==> flow/design.v <==
module tlb
(
    input  wire                      clk,
    input  wire [               18:0] s0_vppn    ,
    input  wire                       s0_va_bit12,
    input  wire [                9:0] s0_asid    ,
    output wire                       s0_found   ,
    output wire [$clog2(16)-1:0] s0_index   ,  
    output wire [               19:0] s0_ppn     ,
    output wire [                5:0] s0_ps      ,
    output wire [                1:0] s0_plv     ,
    output wire [                1:0] s0_mat     ,
    output wire                       s0_d       ,
    output wire                       s0_v       ,
    input  wire [               18:0] s1_vppn    ,
    input  wire                       s1_va_bit12,
    input  wire [                9:0] s1_asid    ,
    output wire                       s1_found   ,
    output wire [$clog2(16)-1:0] s1_index   ,
    output wire [               19:0] s1_ppn     ,
    output wire [                5:0] s1_ps      ,
    output wire [                1:0] s1_plv     ,
    output wire [                1:0] s1_mat     ,
    output wire                       s1_d       ,
    output wire                       s1_v       ,
    input  wire                      invtlb_valid,
    input  wire [               4:0] invtlb_op   ,
    input  wire                       we     ,
    input  wire [$clog2(16)-1:0] w_index,
    input  wire                       w_e    ,
    input  wire [               18:0] w_vppn ,
    input  wire [                5:0] w_ps   ,
    input  wire [                9:0] w_asid ,
    input  wire                       w_g    ,
    input  wire [               19:0] w_ppn0 ,
    input  wire [                1:0] w_plv0 ,
    input  wire [                1:0] w_mat0 ,
    input  wire                       w_d0   ,
    input  wire                       w_v0   ,
    input  wire [               19:0] w_ppn1 ,
    input  wire [                1:0] w_plv1 ,
    input  wire [                1:0] w_mat1 ,
    input  wire                       w_d1   ,
    input  wire                       w_v1   ,
    input  wire [$clog2(16)-1:0] r_index,
    output wire                       r_e    ,
    output wire [               18:0] r_vppn ,
    output wire [                5:0] r_ps   ,
    output wire [                9:0] r_asid ,
    output wire                       r_g    ,
    output wire [               19:0] r_ppn0 ,
    output wire [                1:0] r_plv0 ,
    output wire [                1:0] r_mat0 ,
    output wire                       r_d0   ,
    output wire                       r_v0   ,
    output wire [               19:0] r_ppn1 ,
    output wire [                1:0] r_plv1 ,
    output wire [                1:0] r_mat1 ,
    output wire                       r_d1   ,
    output wire                       r_v1
);
reg  [16-1:0] tlb_e                     ;
reg  [16-1:0] tlb_ps2MB                 ;  
reg  [        5:0] tlb_ps       [16-1:0];
reg  [       18:0] tlb_vppn     [16-1:0];
reg  [        9:0] tlb_asid     [16-1:0];
reg                tlb_g        [16-1:0];
reg  [       19:0] tlb_ppn0     [16-1:0];
reg  [        1:0] tlb_plv0     [16-1:0];
reg  [        1:0] tlb_mat0     [16-1:0];
reg                tlb_d0       [16-1:0];
reg                tlb_v0       [16-1:0];
reg  [       19:0] tlb_ppn1     [16-1:0];
reg  [        1:0] tlb_plv1     [16-1:0];
reg  [        1:0] tlb_mat1     [16-1:0];
reg                tlb_d1       [16-1:0];
reg                tlb_v1       [16-1:0];
wire [       15:0] match0                    ;
wire [       15:0] match1                    ;
assign match0[ 0] = (s0_vppn[18:9]==tlb_vppn[ 0][18:9])
                 && (tlb_ps2MB[ 0] || s0_vppn[8:0]==tlb_vppn[ 0][8:0])
                 && ((s0_asid==tlb_asid[ 0]) || tlb_g[ 0])
                 && tlb_e[0];
assign match0[ 1] = (s0_vppn[18:9]==tlb_vppn[ 1][18:9])
                 && (tlb_ps2MB[ 1] || s0_vppn[8:0]==tlb_vppn[ 1][8:0])
                 && ((s0_asid==tlb_asid[ 1]) || tlb_g[ 1])
                 && tlb_e[1];
assign match0[ 2] = (s0_vppn[18:9]==tlb_vppn[ 2][18:9])
                 && (tlb_ps2MB[ 2] || s0_vppn[8:0]==tlb_vppn[ 2][8:0])
                 && ((s0_asid==tlb_asid[ 2]) || tlb_g[ 2])
                 && tlb_e[2];
assign match0[ 3] = (s0_vppn[18:9]==tlb_vppn[ 3][18:9])
                 && (tlb_ps2MB[ 3] || s0_vppn[8:0]==tlb_vppn[ 3][8:0])
                 && ((s0_asid==tlb_asid[ 3]) || tlb_g[ 3])
                 && tlb_e[3];
assign match0[ 4] = (s0_vppn[18:9]==tlb_vppn[ 4][18:9])
                 && (tlb_ps2MB[ 4] || s0_vppn[8:0]==tlb_vppn[ 4][8:0])
                 && ((s0_asid==tlb_asid[ 4]) || tlb_g[ 4])
                 && tlb_e[4];
assign match0[ 5] = (s0_vppn[18:9]==tlb_vppn[ 5][18:9])
                 && (tlb_ps2MB[ 5] || s0_vppn[8:0]==tlb_vppn[ 5][8:0])
                 && ((s0_asid==tlb_asid[ 5]) || tlb_g[ 5])
                 && tlb_e[5];
assign match0[ 6] = (s0_vppn[18:9]==tlb_vppn[ 6][18:9])
                 && (tlb_ps2MB[ 6] || s0_vppn[8:0]==tlb_vppn[ 6][8:0])
                 && ((s0_asid==tlb_asid[ 6]) || tlb_g[ 6])
                 && tlb_e[6];
assign match0[ 7] = (s0_vppn[18:9]==tlb_vppn[ 7][18:9])
                 && (tlb_ps2MB[ 7] || s0_vppn[8:0]==tlb_vppn[ 7][8:0])
                 && ((s0_asid==tlb_asid[ 7]) || tlb_g[ 7])
                 && tlb_e[7];
assign match0[ 8] = (s0_vppn[18:9]==tlb_vppn[ 8][18:9])
                 && (tlb_ps2MB[ 8] || s0_vppn[8:0]==tlb_vppn[ 8][8:0])
                 && ((s0_asid==tlb_asid[ 8]) || tlb_g[ 8])
                 && tlb_e[8];
assign match0[ 9] = (s0_vppn[18:9]==tlb_vppn[ 9][18:9])
                 && (tlb_ps2MB[ 9] || s0_vppn[8:0]==tlb_vppn[ 9][8:0])
                 && ((s0_asid==tlb_asid[ 9]) || tlb_g[ 9])
                 && tlb_e[9];
assign match0[10] = (s0_vppn[18:9]==tlb_vppn[10][18:9])
                 && (tlb_ps2MB[10] || s0_vppn[8:0]==tlb_vppn[10][8:0])
                 && ((s0_asid==tlb_asid[10]) || tlb_g[10])
                 && tlb_e[10];
assign match0[11] = (s0_vppn[18:9]==tlb_vppn[11][18:9])
                 && (tlb_ps2MB[11] || s0_vppn[8:0]==tlb_vppn[11][8:0])
                 && ((s0_asid==tlb_asid[11]) || tlb_g[11])
                 && tlb_e[11];
assign match0[12] = (s0_vppn[18:9]==tlb_vppn[12][18:9])
                 && (tlb_ps2MB[12] || s0_vppn[8:0]==tlb_vppn[12][8:0])
                 && ((s0_asid==tlb_asid[12]) || tlb_g[12])
                 && tlb_e[12];
assign match0[13] = (s0_vppn[18:9]==tlb_vppn[13][18:9])
                 && (tlb_ps2MB[13] || s0_vppn[8:0]==tlb_vppn[13][8:0])
                 && ((s0_asid==tlb_asid[13]) || tlb_g[13])
                 && tlb_e[13];
assign match0[14] = (s0_vppn[18:9]==tlb_vppn[14][18:9])
                 && (tlb_ps2MB[14] || s0_vppn[8:0]==tlb_vppn[14][8:0])
                 && ((s0_asid==tlb_asid[14]) || tlb_g[14])
                 && tlb_e[14];
assign match0[15] = (s0_vppn[18:9]==tlb_vppn[15][18:9])
                 && (tlb_ps2MB[15] || s0_vppn[8:0]==tlb_vppn[15][8:0])
                 && ((s0_asid==tlb_asid[15]) || tlb_g[15])
                 && tlb_e[15];
assign match1[ 0] = (s1_vppn[18:9]==tlb_vppn[ 0][18:9])
                 && (tlb_ps2MB[ 0] || s1_vppn[8:0]==tlb_vppn[ 0][8:0])
                 && ((s1_asid==tlb_asid[ 0]) || tlb_g[ 0])
                 && tlb_e[0];
assign match1[ 1] = (s1_vppn[18:9]==tlb_vppn[ 1][18:9])
                 && (tlb_ps2MB[ 1] || s1_vppn[8:0]==tlb_vppn[ 1][8:0])
                 && ((s1_asid==tlb_asid[ 1]) || tlb_g[ 1])
                 && tlb_e[1];
assign match1[ 2] = (s1_vppn[18:9]==tlb_vppn[ 2][18:9])
                 && (tlb_ps2MB[ 2] || s1_vppn[8:0]==tlb_vppn[ 2][8:0])
                 && ((s1_asid==tlb_asid[ 2]) || tlb_g[ 2])
                 && tlb_e[2];
assign match1[ 3] = (s1_vppn[18:9]==tlb_vppn[ 3][18:9])
                 && (tlb_ps2MB[ 3] || s1_vppn[8:0]==tlb_vppn[ 3][8:0])
                 && ((s1_asid==tlb_asid[ 3]) || tlb_g[ 3])
                 && tlb_e[3];
assign match1[ 4] = (s1_vppn[18:9]==tlb_vppn[ 4][18:9])
                 && (tlb_ps2MB[ 4] || s1_vppn[8:0]==tlb_vppn[ 4][8:0])
                 && ((s1_asid==tlb_asid[ 4]) || tlb_g[ 4])
                 && tlb_e[4];
assign match1[ 5] = (s1_vppn[18:9]==tlb_vppn[ 5][18:9])
                 && (tlb_ps2MB[ 5] || s1_vppn[8:0]==tlb_vppn[ 5][8:0])
                 && ((s1_asid==tlb_asid[ 5]) || tlb_g[ 5])
                 && tlb_e[5];
assign match1[ 6] = (s1_vppn[18:9]==tlb_vppn[ 6][18:9])
                 && (tlb_ps2MB[ 6] || s1_vppn[8:0]==tlb_vppn[ 6][8:0])
                 && ((s1_asid==tlb_asid[ 6]) || tlb_g[ 6])
                 && tlb_e[6];
assign match1[ 7] = (s1_vppn[18:9]==tlb_vppn[ 7][18:9])
                 && (tlb_ps2MB[ 7] || s1_vppn[8:0]==tlb_vppn[ 7][8:0])
                 && ((s1_asid==tlb_asid[ 7]) || tlb_g[ 7])
                 && tlb_e[7];
assign match1[ 8] = (s1_vppn[18:9]==tlb_vppn[ 8][18:9])
                 && (tlb_ps2MB[ 8] || s1_vppn[8:0]==tlb_vppn[ 8][8:0])
                 && ((s1_asid==tlb_asid[ 8]) || tlb_g[ 8])
                 && tlb_e[8];
assign match1[ 9] = (s1_vppn[18:9]==tlb_vppn[ 9][18:9])
                 && (tlb_ps2MB[ 9] || s1_vppn[8:0]==tlb_vppn[ 9][8:0])
                 && ((s1_asid==tlb_asid[ 9]) || tlb_g[ 9])
                 && tlb_e[9];
assign match1[10] = (s1_vppn[18:9]==tlb_vppn[10][18:9])
                 && (tlb_ps2MB[10] || s1_vppn[8:0]==tlb_vppn[10][8:0])
                 && ((s1_asid==tlb_asid[10]) || tlb_g[10])
                 && tlb_e[10];
assign match1[11] = (s1_vppn[18:9]==tlb_vppn[11][18:9])
                 && (tlb_ps2MB[11] || s1_vppn[8:0]==tlb_vppn[11][8:0])
                 && ((s1_asid==tlb_asid[11]) || tlb_g[11])
                 && tlb_e[11];
assign match1[12] = (s1_vppn[18:9]==tlb_vppn[12][18:9])
                 && (tlb_ps2MB[12] || s1_vppn[8:0]==tlb_vppn[12][8:0])
                 && ((s1_asid==tlb_asid[12]) || tlb_g[12])
                 && tlb_e[12];
assign match1[13] = (s1_vppn[18:9]==tlb_vppn[13][18:9])
                 && (tlb_ps2MB[13] || s1_vppn[8:0]==tlb_vppn[13][8:0])
                 && ((s1_asid==tlb_asid[13]) || tlb_g[13])
                 && tlb_e[13];
assign match1[14] = (s1_vppn[18:9]==tlb_vppn[14][18:9])
                 && (tlb_ps2MB[14] || s1_vppn[8:0]==tlb_vppn[14][8:0])
                 && ((s1_asid==tlb_asid[14]) || tlb_g[14])
                 && tlb_e[14];
assign match1[15] = (s1_vppn[18:9]==tlb_vppn[15][18:9])
                 && (tlb_ps2MB[15] || s1_vppn[8:0]==tlb_vppn[15][8:0])
                 && ((s1_asid==tlb_asid[15]) || tlb_g[15])
                 && tlb_e[15];
assign s0_found     = match0[ 0] | match0[ 1] | match0[ 2] | match0[ 3]
                    | match0[ 4] | match0[ 5] | match0[ 6] | match0[ 7]
                    | match0[ 8] | match0[ 9] | match0[10] | match0[11]
                    | match0[12] | match0[13] | match0[14] | match0[15];
assign s0_index     = s0_found ? (match0[ 0] ? 4'h0 : (match0[ 1] ? 4'h1 : (
                                  match0[ 2] ? 4'h2 : (match0[ 3] ? 4'h3 : (
                                  match0[ 4] ? 4'h4 : (match0[ 5] ? 4'h5 : (
                                  match0[ 6] ? 4'h6 : (match0[ 7] ? 4'h7 : (
                                  match0[ 8] ? 4'h8 : (match0[ 9] ? 4'h9 : (
                                  match0[10] ? 4'ha : (match0[11] ? 4'hb : (
                                  match0[12] ? 4'hc : (match0[13] ? 4'hd : (
                                  match0[14] ? 4'he : (match0[15] ? 4'hf : 4'hx
                                  )))))))))))))))) : 4'hx;
wire even_or_odd0 = tlb_ps2MB[s0_index] ? s0_vppn[8] : s0_va_bit12;
assign s0_ppn		= s0_found ? (even_or_odd0 ? tlb_ppn1[s0_index] : tlb_ppn0[s0_index])
 :
								 20'hxxx;
assign s0_ps        =   tlb_ps[s0_index]  ;
assign s0_plv       =   even_or_odd0 ? tlb_plv1[s0_index] : tlb_plv0[s0_index];
assign s0_mat       =   even_or_odd0 ? tlb_mat1[s0_index] : tlb_mat0[s0_index];
assign s0_d         =   even_or_odd0 ? tlb_d1[s0_index] : tlb_d0[s0_index];
assign s0_v         =   even_or_odd0 ? tlb_v1[s0_index] : tlb_v0[s0_index];
assign s1_found     = match1[ 0] | match1[ 1] | match1[ 2] | match1[ 3]
                    | match1[ 4] | match1[ 5] | match1[ 6] | match1[ 7]
                    | match1[ 8] | match1[ 9] | match1[10] | match1[11]
                    | match1[12] | match1[13] | match1[14] | match1[15];
assign s1_index     = s1_found ? (match1[ 0] ? 4'h0 : (match1[ 1] ? 4'h1 : (
                                  match1[ 2] ? 4'h2 : (match1[ 3] ? 4'h3 : (
                                  match1[ 4] ? 4'h4 : (match1[ 5] ? 4'h5 : (
                                  match1[ 6] ? 4'h6 : (match1[ 7] ? 4'h7 : (
                                  match1[ 8] ? 4'h8 : (match1[ 9] ? 4'h9 : (
                                  match1[10] ? 4'ha : (match1[11] ? 4'hb : (
                                  match1[12] ? 4'hc : (match1[13] ? 4'hd : (
                                  match1[14] ? 4'he : (match1[15] ? 4'hf : 4'hx
                                  )))))))))))))))) : 4'hx;
wire even_or_odd1 = tlb_ps2MB[s1_index] ? s1_vppn[8] : s1_va_bit12;
assign s1_ppn		= s1_found ? (even_or_odd1 ? tlb_ppn1[s1_index] : tlb_ppn0[s1_index])
 :
								 20'hxxx;
assign s1_ps        =   tlb_ps[s1_index]  ;
assign s1_plv       =   even_or_odd1 ? tlb_plv1[s1_index] : tlb_plv0[s1_index];
assign s1_mat       =   even_or_odd1 ? tlb_mat1[s1_index] : tlb_mat0[s1_index];
assign s1_d         =   even_or_odd1 ? tlb_d1[s1_index] : tlb_d0[s1_index];
assign s1_v         =   even_or_odd1 ? tlb_v1[s1_index] : tlb_v0[s1_index];
integer i;
always @(posedge clk) begin
    if(invtlb_valid) begin
        if(invtlb_op == 5'b00000||invtlb_op == 5'b00001) begin
            for(i = 0; i < 16; i = i+1) begin
                tlb_e[i] <= 1'b0;
            end
        end
        else if(invtlb_op == 5'b00010) begin
            for(i = 0; i < 16; i = i+1) begin
                if(tlb_g[i] == 1'b1) begin
                    tlb_e[i] <= 1'b0;
                end
            end
        end
        else if(invtlb_op == 5'b00011) begin
            for(i = 0; i < 16; i = i+1) begin
                if(tlb_g[i]==1'b0) begin
                    tlb_e[i] <= 1'b0;
                end
            end
        end
        else if(invtlb_op == 5'b00100) begin
            for(i = 0; i < 16; i = i+1) begin
                if(tlb_g[i]==1'b0 && tlb_asid[i]==s1_asid) begin
                    tlb_e[i] <= 1'b0;
                end
            end
        end
        else if(invtlb_op == 5'b00101) begin
            for(i = 0; i < 16; i = i+1) begin
                if(tlb_g[i]==1'b0 && tlb_asid[i]==s1_asid && tlb_vppn[i][18:9]==s1_vppn[18:9] && (tlb_ps2MB[i] || s1_vppn[8:0] == tlb_vppn[i][8:0])) begin
                    tlb_e[i] <= 1'b0;
                end
            end
        end
        else if(invtlb_op == 5'b00110) begin
            for(i = 0; i < 16; i = i+1) begin
                if((tlb_g[i]==1'b1 || tlb_asid[i]==s1_asid) && tlb_vppn[i][18:9]==s1_vppn[18:9] && (tlb_ps2MB[i] || s1_vppn[8:0] == tlb_vppn[i][8:0])) begin
                    tlb_e[i] <= 1'b0;
                end
            end
        end
    end
    if(we) begin
        tlb_e[w_index]       <= w_e                    ;
        tlb_ps[w_index]      <= w_ps                   ;
        tlb_ps2MB[w_index]   <= (w_ps == 6'h15) ? 1 : 0; 
        tlb_vppn[w_index]    <= w_vppn                 ;
        tlb_asid[w_index]    <= w_asid                 ;
        tlb_g[w_index]       <= w_g                    ;
        tlb_ppn0[w_index]    <= w_ppn0                 ;
        tlb_plv0[w_index]    <= w_plv0                 ;
        tlb_mat0[w_index]    <= w_mat0                 ;
        tlb_d0[w_index]      <= w_d0                   ;
        tlb_v0[w_index]      <= w_v0                   ;
        tlb_ppn1[w_index]    <= w_ppn1                 ;
        tlb_plv1[w_index]    <= w_plv1                 ;
        tlb_mat1[w_index]    <= w_mat1                 ;
        tlb_d1[w_index]      <= w_d1                   ;
        tlb_v1[w_index]      <= w_v1                   ;
    end
end
assign r_e      = tlb_e[r_index]   ;
assign r_vppn   = tlb_vppn[r_index];
assign r_ps     = tlb_ps[r_index]  ;
assign r_asid   = tlb_asid[r_index];
assign r_g      = tlb_g[r_index]   ;
assign r_ppn0   = tlb_ppn0[r_index];
assign r_plv0   = tlb_plv0[r_index];
assign r_mat0   = tlb_mat0[r_index];
assign r_d0     = tlb_d0[r_index]  ;
assign r_v0     = tlb_v0[r_index]  ;
assign r_ppn1   = tlb_ppn1[r_index];
assign r_plv1   = tlb_plv1[r_index];
assign r_mat1   = tlb_mat1[r_index];
assign r_d1     = tlb_d1[r_index]  ;
assign r_v1     = tlb_v1[r_index]  ;
endmodule
### Step by step through the tools: tlb

The steps from the RTL of tlb to its reports follow in flow order.
Line numbers count from 1 in the design file above.
Operators carry their Yosys type and port widths (W data, S select, Z words).
Library cell names are shortened.
The mark n/a stands for no value.

* top module: tlb
* clock: clk
* standard-cell library: sky130hd
* corner: tt_025C_1v80

### Elaborated design

Source: Yosys, flattened and elaborated, memories not mapped. Widths are those after wreduce; folded enables and synchronous resets count as part of the registers. Registers that Yosys merges into a memory's read port (data or address) are not register bits. Print and check cells do not count.
Memory sizes are those after Yosys's memory passes, which may raise the word count (mostly to a power of two), join words into wider ones and drop unused or constant bits.

* add/subtract/negate cells: 1
* equal/unequal tests: 135
* shift operators: 7
* multiplexer cells: 243
* bitwise logic cells: 52
* reductions and logical operators: 258

Operators with widths (count)
* $eq A10 B10 Y1: 96
* $eq A9 B9 Y1: 32
* $mux W1: 189
* $logic_and A1 B1 Y1: 176
* $mux W4: 35
* $mux W20: 6
* $logic_or A1 B1 Y1: 81
* $shiftx A16 B4 Y1: 3
* $shift A1 B5 Y16: 2
* $shift A1 B5 Y16 const A: 2
* $and A16 B16 Y16: 2
* $or A16 B16 Y16: 2
* $not A16 Y16: 2
* $mux W16: 2
* $or A1 B1 Y1: 30
* $mux W19: 1
* $not A1 Y1: 16
* $mux W2: 8
* $eq A5 B3 Y1 const B: 3
* $eq A5 B2 Y1 const B: 2
* $mux W10: 1
* $eq A6 B5 Y1 const B: 1
* $mux W6: 1
* $neg A4 Y5: 1
* $eq A5 B1 Y1 const B: 1
* $logic_not A5 Y1: 1

* register bits: 32
* RAM bits: 1408
* memories kept: 14
* bits of input ports: 165
* output and inout port bits: 163
* cells after elaboration: 712

Memory list
* tlb_ppn0: depth 16, bits a word 20, line 68 `reg  [       19:0] tlb_ppn0     [16-1:0];`
* tlb_ppn1: depth 16, bits a word 20, line 73 `reg  [       19:0] tlb_ppn1     [16-1:0];`
* tlb_vppn: depth 16, bits a word 19, line 65 `reg  [       18:0] tlb_vppn     [16-1:0];`
* tlb_asid: depth 16, bits a word 10, line 66 `reg  [        9:0] tlb_asid     [16-1:0];`
* tlb_ps: depth 16, bits a word 6, line 64 `reg  [        5:0] tlb_ps       [16-1:0];`
* tlb_mat0: depth 16, bits a word 2, line 70 `reg  [        1:0] tlb_mat0     [16-1:0];`

Memories not listed: 8.

### Longest topological paths

Longest topological path by Yosys (ltp), each cell counted once; first at word level (registers and memories cut), then after technology mapping (sequential cells cut; the memories' decode and read muxes count).

* word-level depth: 26
* ABC_AREA: 0
* mapped depth: 19
* gate-level depth less buffers: 14

### Mapped cells and area

Yosys stat after the flow's synthesis: flattened, memories mapped to cells. It holds for the ABC_AREA given above (unset counts as 0); a run with the other value may have another netlist.
The area totals of this step are shown rounded.

Cells by type
* edfxtp_1: count 1424, area in all 4.28E+04 um2
* mux4_2: count 445, area in all 1E+04 um2
* mux2i_1: count 923, area in all 9.24E+03 um2
* xor2_1: count 590, area in all 5.17E+03 um2
* xnor2_1: count 340, area in all 2.98E+03 um2
* nand2_1: count 551, area in all 2.07E+03 um2
* o21ai_0: count 306, area in all 1.53E+03 um2
* mux2_2: count 101, area in all 1.14E+03 um2
* nor4_1: count 150, area in all 938.4 um2
* buf_2: count 181, area in all 905.869 um2
* a211oi_1: count 117, area in all 878.342 um2
* clkbuf_1: count 229, area in all 859.574 um2
* and3_1: count 95, area in all 594.32 um2
* nand4_1: count 86, area in all 538.016 um2
* nor3_1: count 101, area in all 505.485 um2
* a41oi_1: count 53, area in all 464.195 um2
* nor2_1: count 123, area in all 461.693 um2
* o22ai_1: count 66, area in all 412.896 um2

Other cell types: 60; their cells: 504.

* mapped cells: 6385
* mapped area: 85100 um2
* area of sequential cells: 43100 um2
* flip-flop cells: 1440
* buffers: 493

### Timing after synthesis

Path of least setup slack by OpenSTA after synthesis, without wires, with an ideal clock, recovery checks aside; 20% of the period is set as input and as output delay. Where synthesis merged equal registers, the netlist keeps one of their names.

* path type: input-to-reg
* start point: in w_index[0]
* end point: mem tlb_asid[0][0]
* period: 10.0 ns
* input delay: 2.000 ns
* library setup time: 0.647 ns
* time at the first pin: 2.000 ns
* arrival time: 8.946 ns
* data required time: 9.353 ns
* slack: 0.407 ns
* path delay: 7.593 ns
* stages on the path: 6
* path buffers: 2
* synthesis period reached: 9.593 ns

"path delay" = arrival - input delay + setup time.
"stages on the path" counts driving pins, that of a launching flip-flop among them; a cell with two outputs on the path counts twice.
"synthesis period reached" is the clock period less the worst setup slack; recovery checks do not enter. This is arithmetic on one report: input and output delays are still those of the set period (20% each).
The rows between start and end are the longest chain of elaborated cells between them; the timing report does not say that the signal goes this way. Where chains are equally long, one stands for them.
A line is the first line of the expression or statement that the cell stems from. Yosys adds cells for indexed reads and writes and turns some case tables into memories.

* path through: clkbuf_1 inv_1 ha_1 clkbuf_1 nand2_1 nor3_1
* cells in the longest elaborated chain: 1
* elaborated cells between the ends (all ways): 1
* RTL lines with such cells: 1
* classes of those cells: mux (1)

RTL lines, path after synthesis
* start, declared: line 29 `input  wire [$clog2(16)-1:0] w_index,`
* $mux W4: line 296 `if(we) begin`
* end, declared: line 66 `reg  [        9:0] tlb_asid     [16-1:0];`

### Timing after layout

Path of least setup slack in the final report of job 1 (OpenROAD, finished layout, wires in). Where an end is a register, its clock arrival counts in the times.

* path type: input-to-output
* start point: in s1_asid[9]
* end point: out s1_ppn[5]
* period: 9.89 ns
* input delay: 1.98 ns
* external output delay: 1.98 ns
* time at the first pin: 1.98 ns
* arrival time: 7.73 ns
* data required time: 7.91 ns
* slack: 0.18 ns
* stages on the path: 17
* path buffers: 5

The rows between start and end are the longest chain of elaborated cells between them; the timing report does not say that the signal goes this way. Where chains are equally long, one stands for them.

* path through: clkdlybuf4s50_1 buf_4 xor2_1 nor4_1 a41oi_2 or4_1 o211ai_1 a311o_2 nand2_8 inv_8 buf_12 buf_4 mux2i_1 a211oi_1 a211oi_1 mux2i_1 clkdlybuf4s50_1
* cells in the longest elaborated chain: 25
* elaborated cells between the ends (all ways): 102
* RTL lines with such cells: 45
* classes of those cells: eq/ne (16); shift (1); mux (20); logic (15); reduce/logical (48); memory (2)

RTL lines, path post-layout
* start, declared: line 17 `input  wire [                9:0] s1_asid    ,`
* $eq A10 B10 Y1: line 206 `&& ((s1_asid==tlb_asid[15]) || tlb_g[15])`
* $logic_or A1 B1 Y1: line 206
* $logic_and A1 B1 Y1 x2: line 204 `assign match1[15] = (s1_vppn[18:9]==tlb_vppn[15][18:9])`
* $mux W4 x2: line 241 `match1[14] ? 4'he : (match1[15] ? 4'hf : 4'hx`
* $mux W4 x2: line 240 `match1[12] ? 4'hc : (match1[13] ? 4'hd : (`
* $mux W4 x2: line 239 `match1[10] ? 4'ha : (match1[11] ? 4'hb : (`
* $mux W4 x2: line 238 `match1[ 8] ? 4'h8 : (match1[ 9] ? 4'h9 : (`
* $mux W4 x2: line 237 `match1[ 6] ? 4'h6 : (match1[ 7] ? 4'h7 : (`
* $mux W4 x2: line 236 `match1[ 4] ? 4'h4 : (match1[ 5] ? 4'h5 : (`
* $mux W4 x2: line 235 `match1[ 2] ? 4'h2 : (match1[ 3] ? 4'h3 : (`
* $mux W4 x3: line 234 `assign s1_index     = s1_found ? (match1[ 0] ? 4'h0 : (match1[ 1] ? 4'h1 : (`
* $shiftx A16 B4 Y1: line 243 `wire even_or_odd1 = tlb_ps2MB[s1_index] ? s1_vppn[8] : s1_va_bit12;`
* $mux W1: line 243
* $mux W20 x2: line 244 `assign s1_ppn = s1_found ? (even_or_odd1 ? tlb_ppn1[s1_index] : tlb_ppn0[s1_index])`
* end, declared: line 20 `output wire [               19:0] s1_ppn     ,`

==> results <==
Top module tlb; platform sky130hd; tools Yosys and OpenROAD; 4 stored runs in no particular order. Input and output delays are each 20% of the period that was set; the output load is 0.01 pF.
"clock period achieved" = clock period - worst setup slack. The figure is calculated, with input and output delays left at 20% of the set period.
"critical path time" means the part of the period allowed to the worst setup path (the constraints hold back 20% at inputs and 20% at outputs) less its slack; where the path has registers, the arrival times of their clocks count too.
"total power after layout" is the tool's figure for a default switching activity; nothing was simulated.
The measured numbers are rounded.

### Job 1

Settings: `CORE_UTILIZATION=61`, `SETUP_SLACK_MARGIN=0.3`, `period_ns=9.89`, `CAP_MARGIN=20`, `CORE_MARGIN=2`, `SLEW_MARGIN=20`

- Post-route setup TNS: 0.000 ns
- Critical path time: 5.75 ns
- Critical path kind: input-to-output
- Worst slack on setup checks: 0.185 ns
- Worst hold slack in the final report: 0.510 ns
- Standard-cell area after layout: 98100 um2
- Die area: 143000 um2
- Mapped cell area after synthesis: 85100 um2
- Clock period achieved: 9.705 ns
- Total power after layout: 14.1 mW
- Post-route utilization: 0.705

### Job 2

Settings: `CAP_MARGIN=5`, `CORE_ASPECT_RATIO=0.69`, `CORE_MARGIN=2`, `CORE_UTILIZATION=49`, `CTS_CLUSTER_SIZE=74`, `GPL_ROUTABILITY_DRIVEN=0`, `MAX_ROUTING_LAYER=met5`, `PLACE_DENSITY=0.65`, `SETUP_SLACK_MARGIN=0.6`, `period_ns=14.6`, `SLEW_MARGIN=20`

- Post-route setup TNS: 0.000 ns
- Critical path time: 7.76 ns
- Critical path kind: input-to-output
- Worst slack on setup checks: 1.000 ns
- Worst hold slack in the final report: 0.508 ns
- Standard-cell area after layout: 95800 um2
- Die area: 177000 um2
- Mapped cell area after synthesis: 85100 um2
- Clock period achieved: 13.600 ns
- Total power after layout: 9.61 mW
- Post-route utilization: 0.554

### Job 3

Settings: `SETUP_SLACK_MARGIN=0.3`, `period_ns=10.0`, `CAP_MARGIN=20`, `CORE_MARGIN=2`, `CORE_UTILIZATION=40`, `SLEW_MARGIN=20`

- Post-route setup TNS: 0.000 ns
- Critical path time: 5.73 ns
- Critical path kind: input-to-output
- Worst slack on setup checks: 0.268 ns
- Worst hold slack in the final report: 0.537 ns
- Standard-cell area after layout: 101000 um2
- Die area: 216000 um2
- Mapped cell area after synthesis: 85100 um2
- Clock period achieved: 9.732 ns
- Total power after layout: 14.7 mW
- Post-route utilization: 0.475

### Job 4

Settings: `CORE_ASPECT_RATIO=0.66`, `CORE_UTILIZATION=70`, `CTS_CLUSTER_SIZE=41`, `PLACE_DENSITY_LB_ADDON=0.06`, `SETUP_SLACK_MARGIN=2.63`, `period_ns=12.0`, `CAP_MARGIN=20`, `CORE_MARGIN=2`, `SLEW_MARGIN=20`

- Post-route setup TNS: 0.000 ns
- Critical path time: 4.88 ns
- Critical path kind: input-to-output
- Worst slack on setup checks: 2.32 ns
- Worst hold slack in the final report: 0.508 ns
- Standard-cell area after layout: 100000 um2
- Die area: 124000 um2
- Mapped cell area after synthesis: 85100 um2
- Clock period achieved: 9.676 ns
- Total power after layout: 11.7 mW
- Post-route utilization: 0.834
